==> flow/design.v <==
`timescale 1ns/1ps
module ALU(ALUControl, a, b, zero, less_greater, w);
    parameter N = 16;
    input [2:0] ALUControl;
    input signed [N-1:0] a, b;
    output zero, less_greater;
    output reg signed [N-1:0] w;
    always @(a or b or ALUControl) begin
        case (ALUControl)
            3'b000   :  w = a + b;
            3'b001   :  w = a - b;
            3'b010   :  w = a & b;
            3'b011    :  w = a | b;
            3'b101   :  w = $signed(a) < $signed(b) ? 16'd1 : 16'd0;
            3'b100   :  w = a ^ b;
            default:  w = {N{1'bx}};
        endcase
    end
    assign zero = (~|w);
    assign less_greater = |w;
endmodule
`timescale 1ns/1ps
module ALU_Controller(func3, Branch_funct, ALUOp, ALUControl);
    input [2:0] func3;
    input [1:0] Branch_funct;
    input [1:0] ALUOp;  
    output reg [2:0] ALUControl;
    always @(ALUOp or func3 or Branch_funct)begin
        case (ALUOp)
            2'b00   : ALUControl <= 3'b000;
            2'b01   : ALUControl <= 
                        (Branch_funct == 2'b00) ? 3'b001:
                        (Branch_funct == 2'b01) ? 3'b001:
                        (Branch_funct == 2'b10) ? 3'b101: 3'bxxx;
            2'b10   : ALUControl <= 
                        (func3 == 3'b000) ? 3'b000:
                        (func3 == 3'b001)  ? 3'b001:
                        (func3 == 3'b111) ? 3'b010:
                        (func3 == 3'b110) ? 3'b011:
                        (func3 == 3'b010) ? 3'b101 : 3'bxxx;
            2'b11   : ALUControl <= 3'b000;
            default: ALUControl <= 3'b000;
        endcase
    end
endmodule
module BranchController(Branch_funct, branch, less_greater, zero, w);
    input branch, zero, less_greater;
    input [1:0] Branch_funct;
    output reg w;
    always @(Branch_funct, zero, less_greater, branch) begin
        case (Branch_funct)
            2'b00   : w <= branch && zero;
            2'b01   : w <= branch && ~zero;
            2'b10   : w <= branch && less_greater;
            default: w <= 1'b0;
        endcase
    end
endmodule
`timescale 1ns/1ps
module CRegister(in, en, rst, clk, out);
    parameter N = 16;
    input [N-1:0] in;
    input en, clk, rst;
    output reg [N-1:0] out;
    always @(posedge clk or posedge rst) begin
        if (rst)
            out <= {N{1'b0}};
        else if (en)
            out <= in;
    end
endmodule
`timescale 1ns/1ps
module ImmExtension(immSrc, data, w);
    input [2:0] immSrc;
    input [12:0] data;
    parameter [2:0] L_T = 3'b000, S_T = 3'b001,
                    B_T = 3'b010, J_T = 3'b011,
                    I_T = 3'b100;
    output reg [15:0] w;
    always @(immSrc, data) begin
        case (immSrc)
            L_T   : w <= {{9{data[12]}},data[12], data[8:6] , data[2:0]};
            S_T   : w <= {{19{data[12]}},data[12], data[5:0]};
            J_T   : w <= {{3{data[12]}},data[12], data[11:0]};
            B_T   : w <= {{11{data[12]}}, data[12], data[9], data[2:0]};
            I_T   : w <= {{9{data[12]}},data[12], data[8:6], data[2:0]};
            default: w <= 16'dx;
        endcase
    end
endmodule
`timescale 1ns/1ps
module Mux2to1(slc, a, b, w);
    parameter N = 16;
    input slc;
    input [N-1:0] a, b;
    output [N-1:0] w;
    assign w = ~slc ? a : b;
endmodule
`timescale 1ns/1ps
module Mux4to1(slc, a, b, c, d, w);
    parameter N = 16;
    input [1:0] slc;
    input [N-1:0] a, b, c, d;
    output reg [N-1:0] w;
    always @(a or b or c or d or slc) begin
        case (slc)
            2'b00  : w <= a;
            2'b01  : w <= b;
            2'b10  : w <= c;
            2'b11  : w <= d;
            default: w <= {N{1'bx}};
        endcase
    end
endmodule
`timescale 1ns/1ps
module RegisterFile(clk, regWrite,
                    readRegister1, readRegister2,
                    writeRegister, writeData,
                    readData1, readData2);
    parameter WordLen = 16;
    parameter WordCount = 16;
    input regWrite, clk;
    input [2:0] readRegister1, readRegister2, writeRegister;
    input [WordLen-1:0] writeData;
    output [WordLen-1:0] readData1, readData2;
    reg [WordLen-1:0] registerFile [0:(WordCount /2)-1];
    always @(posedge clk) begin
        if (regWrite)
            registerFile[writeRegister] <= writeData;
    end
    assign readData1 = registerFile[readRegister1];
    assign readData2 = registerFile[readRegister2];
endmodule
`timescale 1ns/1ps
module MainController(clk, rst, op,
                      PCUpdate, adrSrc, memWrite, branch,
                      IRWrite, resultSrc, ALUOp, 
                      ALUSrcA, ALUSrcB, immSrc, regWrite, jump);
    input [2:0] op;
    input clk, rst;
    output reg [1:0]  resultSrc, ALUSrcA, ALUSrcB, ALUOp;
    output reg [2:0] immSrc;
    output reg adrSrc, regWrite, memWrite, PCUpdate, branch, IRWrite, jump;
    parameter [2:0] R_T = 3'b000, L_T = 3'b001,
                    S_T = 3'b010, B_T = 3'b011,
                    J_T = 3'b100, I_T = 3'b101;
    reg [11:0] pstate;
    reg [11:0] nstate;
    always @(*) begin
        case (pstate)
            12'b000000000001   : nstate = 12'b000000000010;
            12'b000000000010  : nstate =  (op == L_T)    ? 12'b000000000100     :
                                 (op == R_T)    ? 12'b000000010000     :
                                 (op == B_T)    ? 12'b000001000000     :                                   
                                 (op == J_T)    ? 12'b000000001000     :
                                 (op == S_T)    ? 12'b000010000000     : 
                                 (op == I_T)    ? 12'b100000000001     :12'b000000000001;   
            12'b100000000001 : nstate = 12'b000000100000;
            12'b000000000100 : nstate = 12'b001000000001;
            12'b000000010000 : nstate = 12'b000000100000;
            12'b000000100000: nstate = 12'b000000000001;
            12'b000001000000 : nstate = 12'b000000000001;
            12'b000000001000 : nstate = 12'b000000000001;
            12'b000010000000 : nstate = 12'b000100000000;
            12'b000100000000: nstate = 12'b000000000001;
            12'b001000000001: nstate = 12'b010000000001;
            12'b010000000001 : nstate = 12'b000000000001;
            default: nstate = 12'b000000000001;
        endcase
    end
    always @(pstate) begin
        {resultSrc, memWrite, ALUOp, ALUSrcA, ALUSrcB, immSrc, 
                regWrite, PCUpdate, branch, IRWrite, jump, adrSrc} = 18'b0;
        case (pstate)
            12'b000000000001 : begin
                IRWrite   = 1'b1;
                adrSrc    = 1'b0;
                ALUSrcA   = 2'b00;
                ALUSrcB   = 2'b10;
                ALUOp     = 2'b00;
                resultSrc = 2'b10;
                PCUpdate  = 1'b1;
            end
            12'b000000000010: begin
                ALUSrcA   = 2'b01;
                ALUSrcB   = 2'b01;
                ALUOp     = 2'b00;
                immSrc    = 3'b010;
            end
            12'b100000000001: begin 
                ALUSrcA   = 2'b10;
                ALUSrcB   = 2'b01;
                immSrc    = 3'b100;
                ALUOp     = 2'b11;
            end
            12'b000000000100: begin 
                ALUSrcA   = 2'b10;
                ALUSrcB   = 2'b01;
                immSrc    = 3'b000;
                ALUOp     = 2'b11;
            end
            12'b001000000001: begin
                resultSrc = 2'b00;
                adrSrc    = 1'b1;
            end
            12'b010000000001: begin
                resultSrc = 2'b01;
                regWrite  = 1'b1;
            end
            12'b000000010000: begin
                ALUSrcA   = 2'b10;
                ALUSrcB   = 2'b00;
                ALUOp     = 2'b10;
            end
            12'b000001000000: begin
                ALUSrcA   = 2'b10;
                ALUSrcB   = 2'b00;
                ALUOp     = 2'b01;
                resultSrc = 2'b00;
                branch    = 1'b1;
            end
            12'b000000001000: begin
                ALUSrcA   = 2'b01;
                ALUSrcB   = 2'b01;
                ALUOp     = 2'b00;
                resultSrc = 2'b10;
                immSrc    = 3'b011;
                jump      = 1'b1;
            end
            12'b000010000000: begin
                ALUSrcA   = 2'b10;
                ALUSrcB   = 2'b01;
                ALUOp     = 2'b00;
                immSrc    = 3'b001;
            end
            12'b000100000000: begin
                resultSrc = 2'b00;
                adrSrc    = 1'b1;
                memWrite  = 1'b1;
            end
            12'b000000100000: begin
                resultSrc = 2'b00;
                regWrite  = 1'b1;
            end
        endcase
    end
    always @(posedge clk or posedge rst) begin
        if (rst)
            pstate <= 12'b000000000001;
        else
            pstate <= nstate;
    end
endmodule
`timescale 1ns/1ps
module RISC_V_Controller(clk, rst, op, func3, Branch_funct, zero,less_greater,
                    PCWrite, adrSrc, memWrite,
                    IRWrite, resultSrc, ALUControl,
                    ALUSrcA, ALUSrcB, immSrc, regWrite);
    input [2:0] op;
    input [2:0] func3;
    input [1:0] Branch_funct;
    input clk, rst, zero, less_greater;
    output PCWrite, adrSrc, memWrite, IRWrite, regWrite;
    output [1:0] resultSrc, ALUSrcA, ALUSrcB;
    output [2:0] ALUControl;
    output [2:0] immSrc;
    wire PCUpdate, branch, Branch_out, jump;
    wire[1:0] ALUOp;
    MainController mainController(
        .clk(clk), .rst(rst), .op(op),
        .PCUpdate(PCUpdate),
        .adrSrc(adrSrc), .memWrite(memWrite),
        .branch(branch), .resultSrc(resultSrc),
        .ALUSrcA(ALUSrcA), .ALUSrcB(ALUSrcB),
        .immSrc(immSrc), .regWrite(regWrite),
        .IRWrite(IRWrite), .ALUOp(ALUOp), .jump(jump)
    );
    ALU_Controller ALUController(
        .func3(func3),  .ALUOp(ALUOp), .ALUControl(ALUControl), .Branch_funct(Branch_funct)
    );    
    BranchController Branch_Control(
                                    .Branch_funct(Branch_funct), .branch(branch), .less_greater(less_greater), .zero(zero), .w(Branch_out)
                                    );
    assign PCWrite = (PCUpdate | Branch_out | jump); 
endmodule
`timescale 1ns/1ps
module RISC_V_Datapath(clk, rst, PCWrite, adrSrc, memWrite,
                    IRWrite, resultSrc, ALUControl,
                    ALUSrcA, ALUSrcB, immSrc, regWrite,
                    op, func3, Branch_funct, zero, less_greater, funct7,
                    mem_addr, mem_wdata, mem_we, mem_rdata);
    input clk, rst, PCWrite, adrSrc, memWrite, IRWrite, regWrite;
    input [1:0] resultSrc, ALUSrcA, ALUSrcB;
    input [2:0] ALUControl;
    input [2:0] immSrc;
    input  [15:0] mem_rdata;
    output [15:0] mem_addr, mem_wdata;
    output        mem_we;
    output [2:0] op;
    output [2:0] func3;
    output [1:0] Branch_funct;
    output  zero, less_greater, funct7;
    wire [15:0] Adr, PC, ReadData, OldPC;
    wire [15:0] ImmExt, instr, Data;
    wire [15:0] RD1, RD2, A, B, SrcA, SrcB;
    wire [15:0] ALUResult, ALUOut, Result;
    CRegister  PCR  (.in(Result),    .en(PCWrite), .rst(rst), .clk(clk), .out(PC));
    CRegister OldPCR(.in(PC),        .en(IRWrite), .rst(rst), .clk(clk), .out(OldPC));
    CRegister  IR   (.in(ReadData),  .en(IRWrite), .rst(rst), .clk(clk), .out(instr));
    CRegister MDR   (.in(ReadData),  .en(1'b1),    .rst(rst), .clk(clk), .out(Data));
    CRegister AR    (.in(RD1),       .en(1'b1),    .rst(rst), .clk(clk), .out(A));
    CRegister BR    (.in(RD2),       .en(1'b1),    .rst(rst), .clk(clk), .out(B));
    CRegister ALUR  (.in(ALUResult), .en(1'b1),    .rst(rst), .clk(clk), .out(ALUOut));
    Mux2to1 AdrMux(.slc(adrSrc),    .a(PC),     .b(Result), .w(Adr));
    Mux4to1 AMux     (.slc(ALUSrcA),   .a(PC),     .b(OldPC),  .c(A),         .d(16'd0),  .w(SrcA));
    Mux4to1 BMux     (.slc(ALUSrcB),   .a(B),      .b(ImmExt), .c(16'd2),     .d(16'd0),  .w(SrcB));
    Mux4to1 ResultMux(.slc(resultSrc), .a(ALUOut), .b(Data),   .c(ALUResult), .d(ImmExt), .w(Result));
    ImmExtension Extend(
        .immSrc(immSrc), .data({instr[15], instr[11:0]}), .w(ImmExt)
    );
    ALU ALU_Instance(
        .ALUControl(ALUControl), .a(SrcA), .b(SrcB), 
        .zero(zero), .less_greater(less_greater), .w(ALUResult)
    );
    assign mem_addr  = Adr;
    assign mem_wdata = B;
    assign mem_we    = memWrite;
    assign ReadData  = mem_rdata;
    RegisterFile RF(
        .clk(clk), 
        .regWrite(regWrite),
        .writeData(Result), 
        .readData1(RD1), .readData2(RD2),
        .readRegister1(instr[5:3]), 
        .readRegister2(instr[8:6]),
        .writeRegister(instr[11:9])
    );
    assign funct7 = instr[15]; 
    assign op = instr[14:12];
    assign func3 = instr[2:0];
    assign Branch_funct = instr[11:10];
endmodule
`timescale 1ns/1ps
module RISC_V(clk, rst, mem_addr, mem_wdata, mem_we, mem_rdata);
    input clk, rst;
    input  [15:0] mem_rdata;  
    output [15:0] mem_addr;   
    output [15:0] mem_wdata;  
    output        mem_we;     
    wire [2:0] func3, ALUControl;
    wire[2:0] immSrc;
    wire zero, less_greater, PCSrc, memWrite, 
         regWrite, ALUSrc, PCWrite, adrSrc, IRWrite, funct7;
    wire [1:0] resultSrc, ALUSrcA, ALUSrcB, Branch_funct;
    wire [2:0] op; 
    RISC_V_Controller CU(
        .clk(clk), .rst(rst), .op(op), 
        .func3(func3), .immSrc(immSrc), .zero(zero), 
        .less_greater(less_greater), .PCWrite(PCWrite),
        .adrSrc(adrSrc), .memWrite(memWrite), 
        .IRWrite(IRWrite), .resultSrc(resultSrc), 
        .ALUControl(ALUControl), .ALUSrcA(ALUSrcA),
        .ALUSrcB(ALUSrcB), .regWrite(regWrite),
        .Branch_funct(Branch_funct)
    );
    RISC_V_Datapath DP(
        .clk(clk), .rst(rst), .less_greater(less_greater),
        .PCWrite(PCWrite), .adrSrc(adrSrc),
        .memWrite(memWrite), .IRWrite(IRWrite), 
        .resultSrc(resultSrc), .immSrc(immSrc), 
        .ALUControl(ALUControl), .op(op),
        .ALUSrcA(ALUSrcA), .func3(func3),
        .ALUSrcB(ALUSrcB), .zero(zero),
        .regWrite(regWrite), .Branch_funct(Branch_funct), .funct7(funct7),
        .mem_addr(mem_addr), .mem_wdata(mem_wdata), .mem_we(mem_we), .mem_rdata(mem_rdata)
    );
endmodule
# Step by step through the tools: RISC_V
# What the tools print for RISC_V, step after step.
# Line numbers count from 1 in the design file above.
# Cell names lack the library's common part.
# Not given: --
# inputs
top	RISC_V
clk_port	clk
cell_library	sky130hd
lib_corner	tt_025C_1v80

# After elaboration
# Counts by Yosys on the flattened word-level netlist (proc, flatten, opt, wreduce; memories kept). Register bits leave out memories and registers merged into their read ports (data or address). Print and check cells are left out. Cells with the same type and inputs are merged into one.
# Yosys's memory passes give these memory sizes; they may raise the number of words (mostly to a power of two), join words into wider ones and drop unused or constant bits.
# bits
clocked_rd_ports_x_width	32
word_cells	121
output_inout_bits	33
reg_bits	92
mem_bits_rw	128
n_memories	1
in_bits	18
# mem_list
name	words	word_bits	rd	write_ports	line	rtl
DP.RF.registerFile	8	16	2	1	126	reg [WordLen-1:0] registerFile [0:(WordCount /2)-1];
# classes
n_reduce_logical	24
add_sub_neg	2
compare	1
logic	5
mux	38
n_eq	44
# ops
cell	n
16-bit parallel mux with 4-bit select	4
16-bit parallel mux with 6-bit select	1
12-bit parallel mux with 6-bit select	1
12-bit two-way mux	6
16-bit two-way mux	2
3-bit two-way mux	9
3-bit by 2-bit equality test with 1-bit output (second input constant)	7
3-bit equality test (second input constant)	7
2-bit equality test (second input constant)	9
2-bit OR reduction	9
16-bit adder	1
16-bit subtractor	1
16-bit less-than comparator	1
16-bit bitwise AND	1
16-bit bitwise OR	1
16-bit XOR	1
16-bit OR reduction	1
12-bit by 1-bit equality test with 1-bit output (second input constant)	1
12-bit by 10-bit equality test with 1-bit output (second input constant)	1
12-bit by 11-bit equality test with 1-bit output (second input constant)	1
12-bit equality test (second input constant)	1
12-bit by 2-bit equality test with 1-bit output (second input constant)	1
12-bit by 3-bit equality test with 1-bit output (second input constant)	1
12-bit by 4-bit equality test with 1-bit output (second input constant)	1
12-bit by 5-bit equality test with 1-bit output (second input constant)	1
12-bit by 6-bit equality test with 1-bit output (second input constant)	1
12-bit by 7-bit equality test with 1-bit output (second input constant)	1
12-bit by 8-bit equality test with 1-bit output (second input constant)	1
# Not listed: further kinds 15, cells in them 41.

# Logic depth
# Longest topological path by Yosys (ltp), each cell counted once; first at word level (registers and memories cut), then after technology mapping (sequential cells cut; the memories' decode and read muxes count).
# logic_depth
word_depth	15
abc_area	0
depth_mapped	23

# Netlist
# Yosys stat after the flow's synthesis: flattened, memories mapped to cells. It holds for the ABC_AREA given above (unset counts as 0); a run with the other value may have another netlist.
# The area totals of this step are shown rounded.
# synth_totals
area_um2	13900
buffers	64
cell_count	1050
flip_flops	252
# types
cell	n	area_total_um2
edfxtp_1	128	3.84E+03
dfrtp_1	123	3.08E+03
mux4_2	79	1.78E+03
mux2_2	83	934.646
ha_1	54	675.648
nor2_1	63	236.477
inv_1	62	232.723
a21oi_1	41	205.197
mux2i_1	19	190.182
nand2_1	46	172.666
o21ai_0	34	170.163
a211oi_1	20	150.144
mux2_4	10	150.144
clkbuf_1	38	142.637
nor3_1	25	125.12
a31oi_1	10	62.56
nand2b_1	10	62.56
a22oi_1	8	60.058
# Other cell types: 71; their cells: 197.
# The figures by module come from a second, unflattened synthesis with its own total; it is not the netlist above.
# hier_totals
hier_cells	1082
hier_area_um2	15690
# Rows give one instance, submodules left out.
# by_module
module	area_um2	cells	seq_area_um2	instances
RegisterFile	6045	255	3844	1
CRegister	653.1	35	400.4	7
ALU	2690	416	0.0	1
Mux4to1	424.2	20	0.0	3
MainController	467.9	41	301.5	1
Mux2to1	249.0	18	0.0	1
ImmExtension	231.5	22	0.0	1
BranchController	80.1	11	0.0	1
ALU_Controller	65.1	10	0.0	1
RISC_V_Datapath	15.0	3	0.0	1
RISC_V_Controller	6.3	1	0.0	1
RISC_V	0.0	0	0.0	1

# Timing after synthesis
# Source: OpenSTA report_checks on the synthesized netlist (no wires, ideal clock, input and output delay 20% of the period each), path of least setup slack; recovery checks are left aside. Register names are those of the netlist, which keeps one name where synthesis merged equal registers.
# synth_timing
path_type	flip-flop to output port
from	reg CU.mainController.pstate
to	out mem_addr[12]
slack_ns	1.752
period_ns	8.0
path_buffers	1
path_stages	20
path_delay_ns	4.648
launch_ns	0.000
arrival_ns	4.648
out_delay_ns	1.600
synth_period_reached_ns	6.248
# "path_delay_ns" is the arrival time less input delay plus setup time.
# A path that ends at an output port has no setup time.
# "path_stages" counts driving pins, that of a launching flip-flop among them; a cell with two outputs on the path counts twice.
# "synth_period_reached_ns" is the clock period less the worst setup slack; recovery checks do not enter. This is arithmetic on one report: input and output delays are still those of the set period (20% each).
# Where an end lacks its bit number, it is one bit of the signal, or one of the new flip-flops if synthesis recoded a state register.
# synth_via
cell_sequence	dfrtp_1 -> nor3_1 -> inv_1 -> or3_1 -> clkbuf_1 -> nor2_1 -> nand2_1 -> o21ai_0 -> ha_1 -> inv_1 -> fa_1 -> nand2b_1 -> a2111o_1 -> o21a_1 -> a31oi_1 -> o22ai_1 -> o21ai_1 -> o221ai_1 -> mux4_2 -> mux2_2
# synth_rtl
element	line	rtl
start, declared	147	reg [11:0] pstate;
start, assigned	249	pstate <= 12'b000000000001;
start, assigned	251	pstate <= nstate;
end, declared	347	output [15:0] mem_addr;
# No chain of elaborated cells between the ends is given.
# Some nets on the timed path still bear RTL names; the line given drives or declares the net.
# synth_named_nets
signal	line	rtl
DP.ALUR.in[12]	9	case (ALUControl)
DP.AdrMux.b[12]	106	case (slc)

# Worst path after layout
# From the final timing report of record 1: the path of least setup slack in the routed layout; clock arrival at registers is part of the times.
# layout_timing
path_type	flip-flop to output port
from	reg CU.mainController.pstate
to	out mem_addr[12]
path_stages	19
period_ns	4.78
path_buffers	1
slack_ns	-1.27
out_delay_ns	0.96
launch_ns	0.52
arrival_ns	5.09
# Where an end lacks its bit number, it is one bit of the signal, or one of the new flip-flops if synthesis recoded a state register.
# layout_via
cell_sequence	dfrtp_1 -> nor3_2 -> inv_1 -> or3_4 -> mux2i_2 -> o21ai_2 -> ha_2 -> inv_2 -> fa_2 -> nand2b_4 -> a2111o_1 -> o21a_2 -> a31oi_4 -> o22ai_2 -> o21ai_1 -> o221ai_2 -> mux4_2 -> mux2_4 -> buf_6
# layout_rtl
element	line	rtl
start, declared	147	reg [11:0] pstate;
start, assigned	249	pstate <= 12'b000000000001;
start, assigned	251	pstate <= nstate;
end, declared	347	output [15:0] mem_addr;
# No chain of elaborated cells between the ends is given.
# Some nets on the timed path still bear RTL names; the line given drives or declares the net.
# layout_named_nets
signal	line	rtl
DP.ALUR.in[12]	9	case (ALUControl)
DP.AdrMux.b[12]	106	case (slc)

Data sheet: physical implementation of RISC_V

Stored flow runs of RISC_V (4 of them; Yosys, OpenROAD, sky130hd). They differ in their settings and are not a sequence. Constraints: input delay and output delay 20% of the set period each, output load 0.01 pF.
"period_less_ws_ns" = clock period - worst setup slack. The figure is calculated, with input and output delays left at 20% of the set period.
By "worstPathTime_ns" is meant the share of the clock period that the worst setup path is allowed (20% is reserved at inputs, 20% at outputs), minus its slack. Clock arrival times at its registers enter into it.
"totalPower_uw" is the tool's figure for a default switching activity; nothing was simulated.
The measured numbers are rounded.

Record 1, flow files:
==> flow/run.sh <==
#!/bin/bash
# the make line also repeats the synthesis and layout settings of config.mk as NAME=value (left out here)
make -C /OpenROAD-flow-scripts/flow DESIGN_CONFIG=/design/flow/config.mk WORK_HOME=/design/flow/orfs CLKGATE_MAP_FILE= finish
==> flow/config.mk <==
export PLATFORM = sky130hd
export DESIGN_NAME = RISC_V
export DESIGN_NICKNAME = RISC_V
export VERILOG_FILES = /design/flow/design.v
export SDC_FILE = /design/flow/constraint.sdc
export NUM_CORES = 4
export LEC_CHECK = 0
export CAP_MARGIN = 30
export CELL_PAD_IN_SITES_DETAIL_PLACEMENT = 1
export CELL_PAD_IN_SITES_GLOBAL_PLACEMENT = 0
export CORE_ASPECT_RATIO = 1.32
export CORE_MARGIN = 2
export CORE_UTILIZATION = 28
export CTS_CLUSTER_SIZE = 53
export SETUP_SLACK_MARGIN = -0.23
export SLEW_MARGIN = 20
==> flow/constraint.sdc <==
create_clock -name core_clock -period 4.78 [get_ports {clk}]
set_input_delay 0.9560 -clock core_clock [delete_from_list [all_inputs] [get_ports {clk}]]
set_output_delay 0.9560 -clock core_clock [all_outputs]
set_load 0.01 [all_outputs]

==> results of record 1, as CSV <==
result,value
synth_chip_area_um2,13900
die_area_um2,51450
stdcell_area_um2,19410
layout_utilization_pct,39.7
worstSetupSlack_ns,-1.270
tns_setup_ns,-32.59
worst_hold_slack_ns,0.432
totalPower_uw,4084
period_less_ws_ns,6.050
worstPathTime_ns,5.09
worstPathKind,"flip-flop to output port"

Record 2, flow files:
==> flow/run.sh <==
#!/bin/bash
# the make line also repeats the synthesis and layout settings of config.mk as NAME=value (left out here)
make -C /OpenROAD-flow-scripts/flow DESIGN_CONFIG=/design/flow/config.mk WORK_HOME=/design/flow/orfs CLKGATE_MAP_FILE= finish
==> flow/config.mk <==
export PLATFORM = sky130hd
export DESIGN_NAME = RISC_V
export DESIGN_NICKNAME = RISC_V
export VERILOG_FILES = /design/flow/design.v
export SDC_FILE = /design/flow/constraint.sdc
export NUM_CORES = 4
export LEC_CHECK = 0
export CAP_MARGIN = 20
export CELL_PAD_IN_SITES_DETAIL_PLACEMENT = 0
export CELL_PAD_IN_SITES_GLOBAL_PLACEMENT = 3
export CORE_ASPECT_RATIO = 1.3
export CORE_MARGIN = 2
export CORE_UTILIZATION = 58
export CTS_CLUSTER_DIAMETER = 61
export CTS_CLUSTER_SIZE = 10
export GPL_TIMING_DRIVEN = 0
export HOLD_SLACK_MARGIN = 0.27
export MAX_ROUTING_LAYER = met5
export MIN_ROUTING_LAYER = met2
export SETUP_SLACK_MARGIN = 1.0
export SLEW_MARGIN = 40
export TNS_END_PERCENT = 25
==> flow/constraint.sdc <==
create_clock -name core_clock -period 8.0 [get_ports {clk}]
set_input_delay 1.6000 -clock core_clock [delete_from_list [all_inputs] [get_ports {clk}]]
set_output_delay 1.6000 -clock core_clock [all_outputs]
set_load 0.01 [all_outputs]

Record 2: no results, placement failed with GPL-0301

Record 3, flow files:
==> flow/run.sh <==
#!/bin/bash
# the make line also repeats the synthesis and layout settings of config.mk as NAME=value (left out here)
make -C /OpenROAD-flow-scripts/flow DESIGN_CONFIG=/design/flow/config.mk WORK_HOME=/design/flow/orfs CLKGATE_MAP_FILE= finish
==> flow/config.mk <==
export PLATFORM = sky130hd
export DESIGN_NAME = RISC_V
export DESIGN_NICKNAME = RISC_V
export VERILOG_FILES = /design/flow/design.v
export SDC_FILE = /design/flow/constraint.sdc
export NUM_CORES = 4
export LEC_CHECK = 0
export CAP_MARGIN = 20
export CORE_MARGIN = 2
export CORE_UTILIZATION = 40
export CTS_CLUSTER_DIAMETER = 61
export GPL_TIMING_DRIVEN = 0
export HOLD_SLACK_MARGIN = 0.27
export MAX_ROUTING_LAYER = met4
export MIN_ROUTING_LAYER = met2
export SETUP_SLACK_MARGIN = 1.0
export SLEW_MARGIN = 20
export TNS_END_PERCENT = 25
==> flow/constraint.sdc <==
create_clock -name core_clock -period 8.0 [get_ports {clk}]
set_input_delay 1.6000 -clock core_clock [delete_from_list [all_inputs] [get_ports {clk}]]
set_output_delay 1.6000 -clock core_clock [all_outputs]
set_load 0.01 [all_outputs]

==> results of record 3, as CSV <==
result,value
synth_chip_area_um2,13900
die_area_um2,36250
stdcell_area_um2,16600
layout_utilization_pct,48.3
worstSetupSlack_ns,0.849
tns_setup_ns,0.000
worst_hold_slack_ns,0.391
totalPower_uw,2537
period_less_ws_ns,7.151
worstPathTime_ns,5.55
worstPathKind,"flip-flop to output port"

Record 4, flow files:
==> flow/run.sh <==
#!/bin/bash
# the make line also repeats the synthesis and layout settings of config.mk as NAME=value (left out here)
make -C /OpenROAD-flow-scripts/flow DESIGN_CONFIG=/design/flow/config.mk WORK_HOME=/design/flow/orfs CLKGATE_MAP_FILE= finish
==> flow/config.mk <==
export PLATFORM = sky130hd
export DESIGN_NAME = RISC_V
export DESIGN_NICKNAME = RISC_V
export VERILOG_FILES = /design/flow/design.v
export SDC_FILE = /design/flow/constraint.sdc
export NUM_CORES = 4
export LEC_CHECK = 0
export CAP_MARGIN = 20
export CORE_MARGIN = 2
export CORE_UTILIZATION = 40
export SETUP_SLACK_MARGIN = 0.49
export SLEW_MARGIN = 20
==> flow/constraint.sdc <==
create_clock -name core_clock -period 7.85 [get_ports {clk}]
set_input_delay 1.5700 -clock core_clock [delete_from_list [all_inputs] [get_ports {clk}]]
set_output_delay 1.5700 -clock core_clock [all_outputs]
set_load 0.01 [all_outputs]

==> results of record 4, as CSV <==
result,value
synth_chip_area_um2,13900
die_area_um2,36250
stdcell_area_um2,15810
layout_utilization_pct,46.0
worstSetupSlack_ns,0.504
tns_setup_ns,0.000
worst_hold_slack_ns,0.379
totalPower_uw,2500
period_less_ws_ns,7.346
worstPathTime_ns,5.78
worstPathKind,"flip-flop to output port"
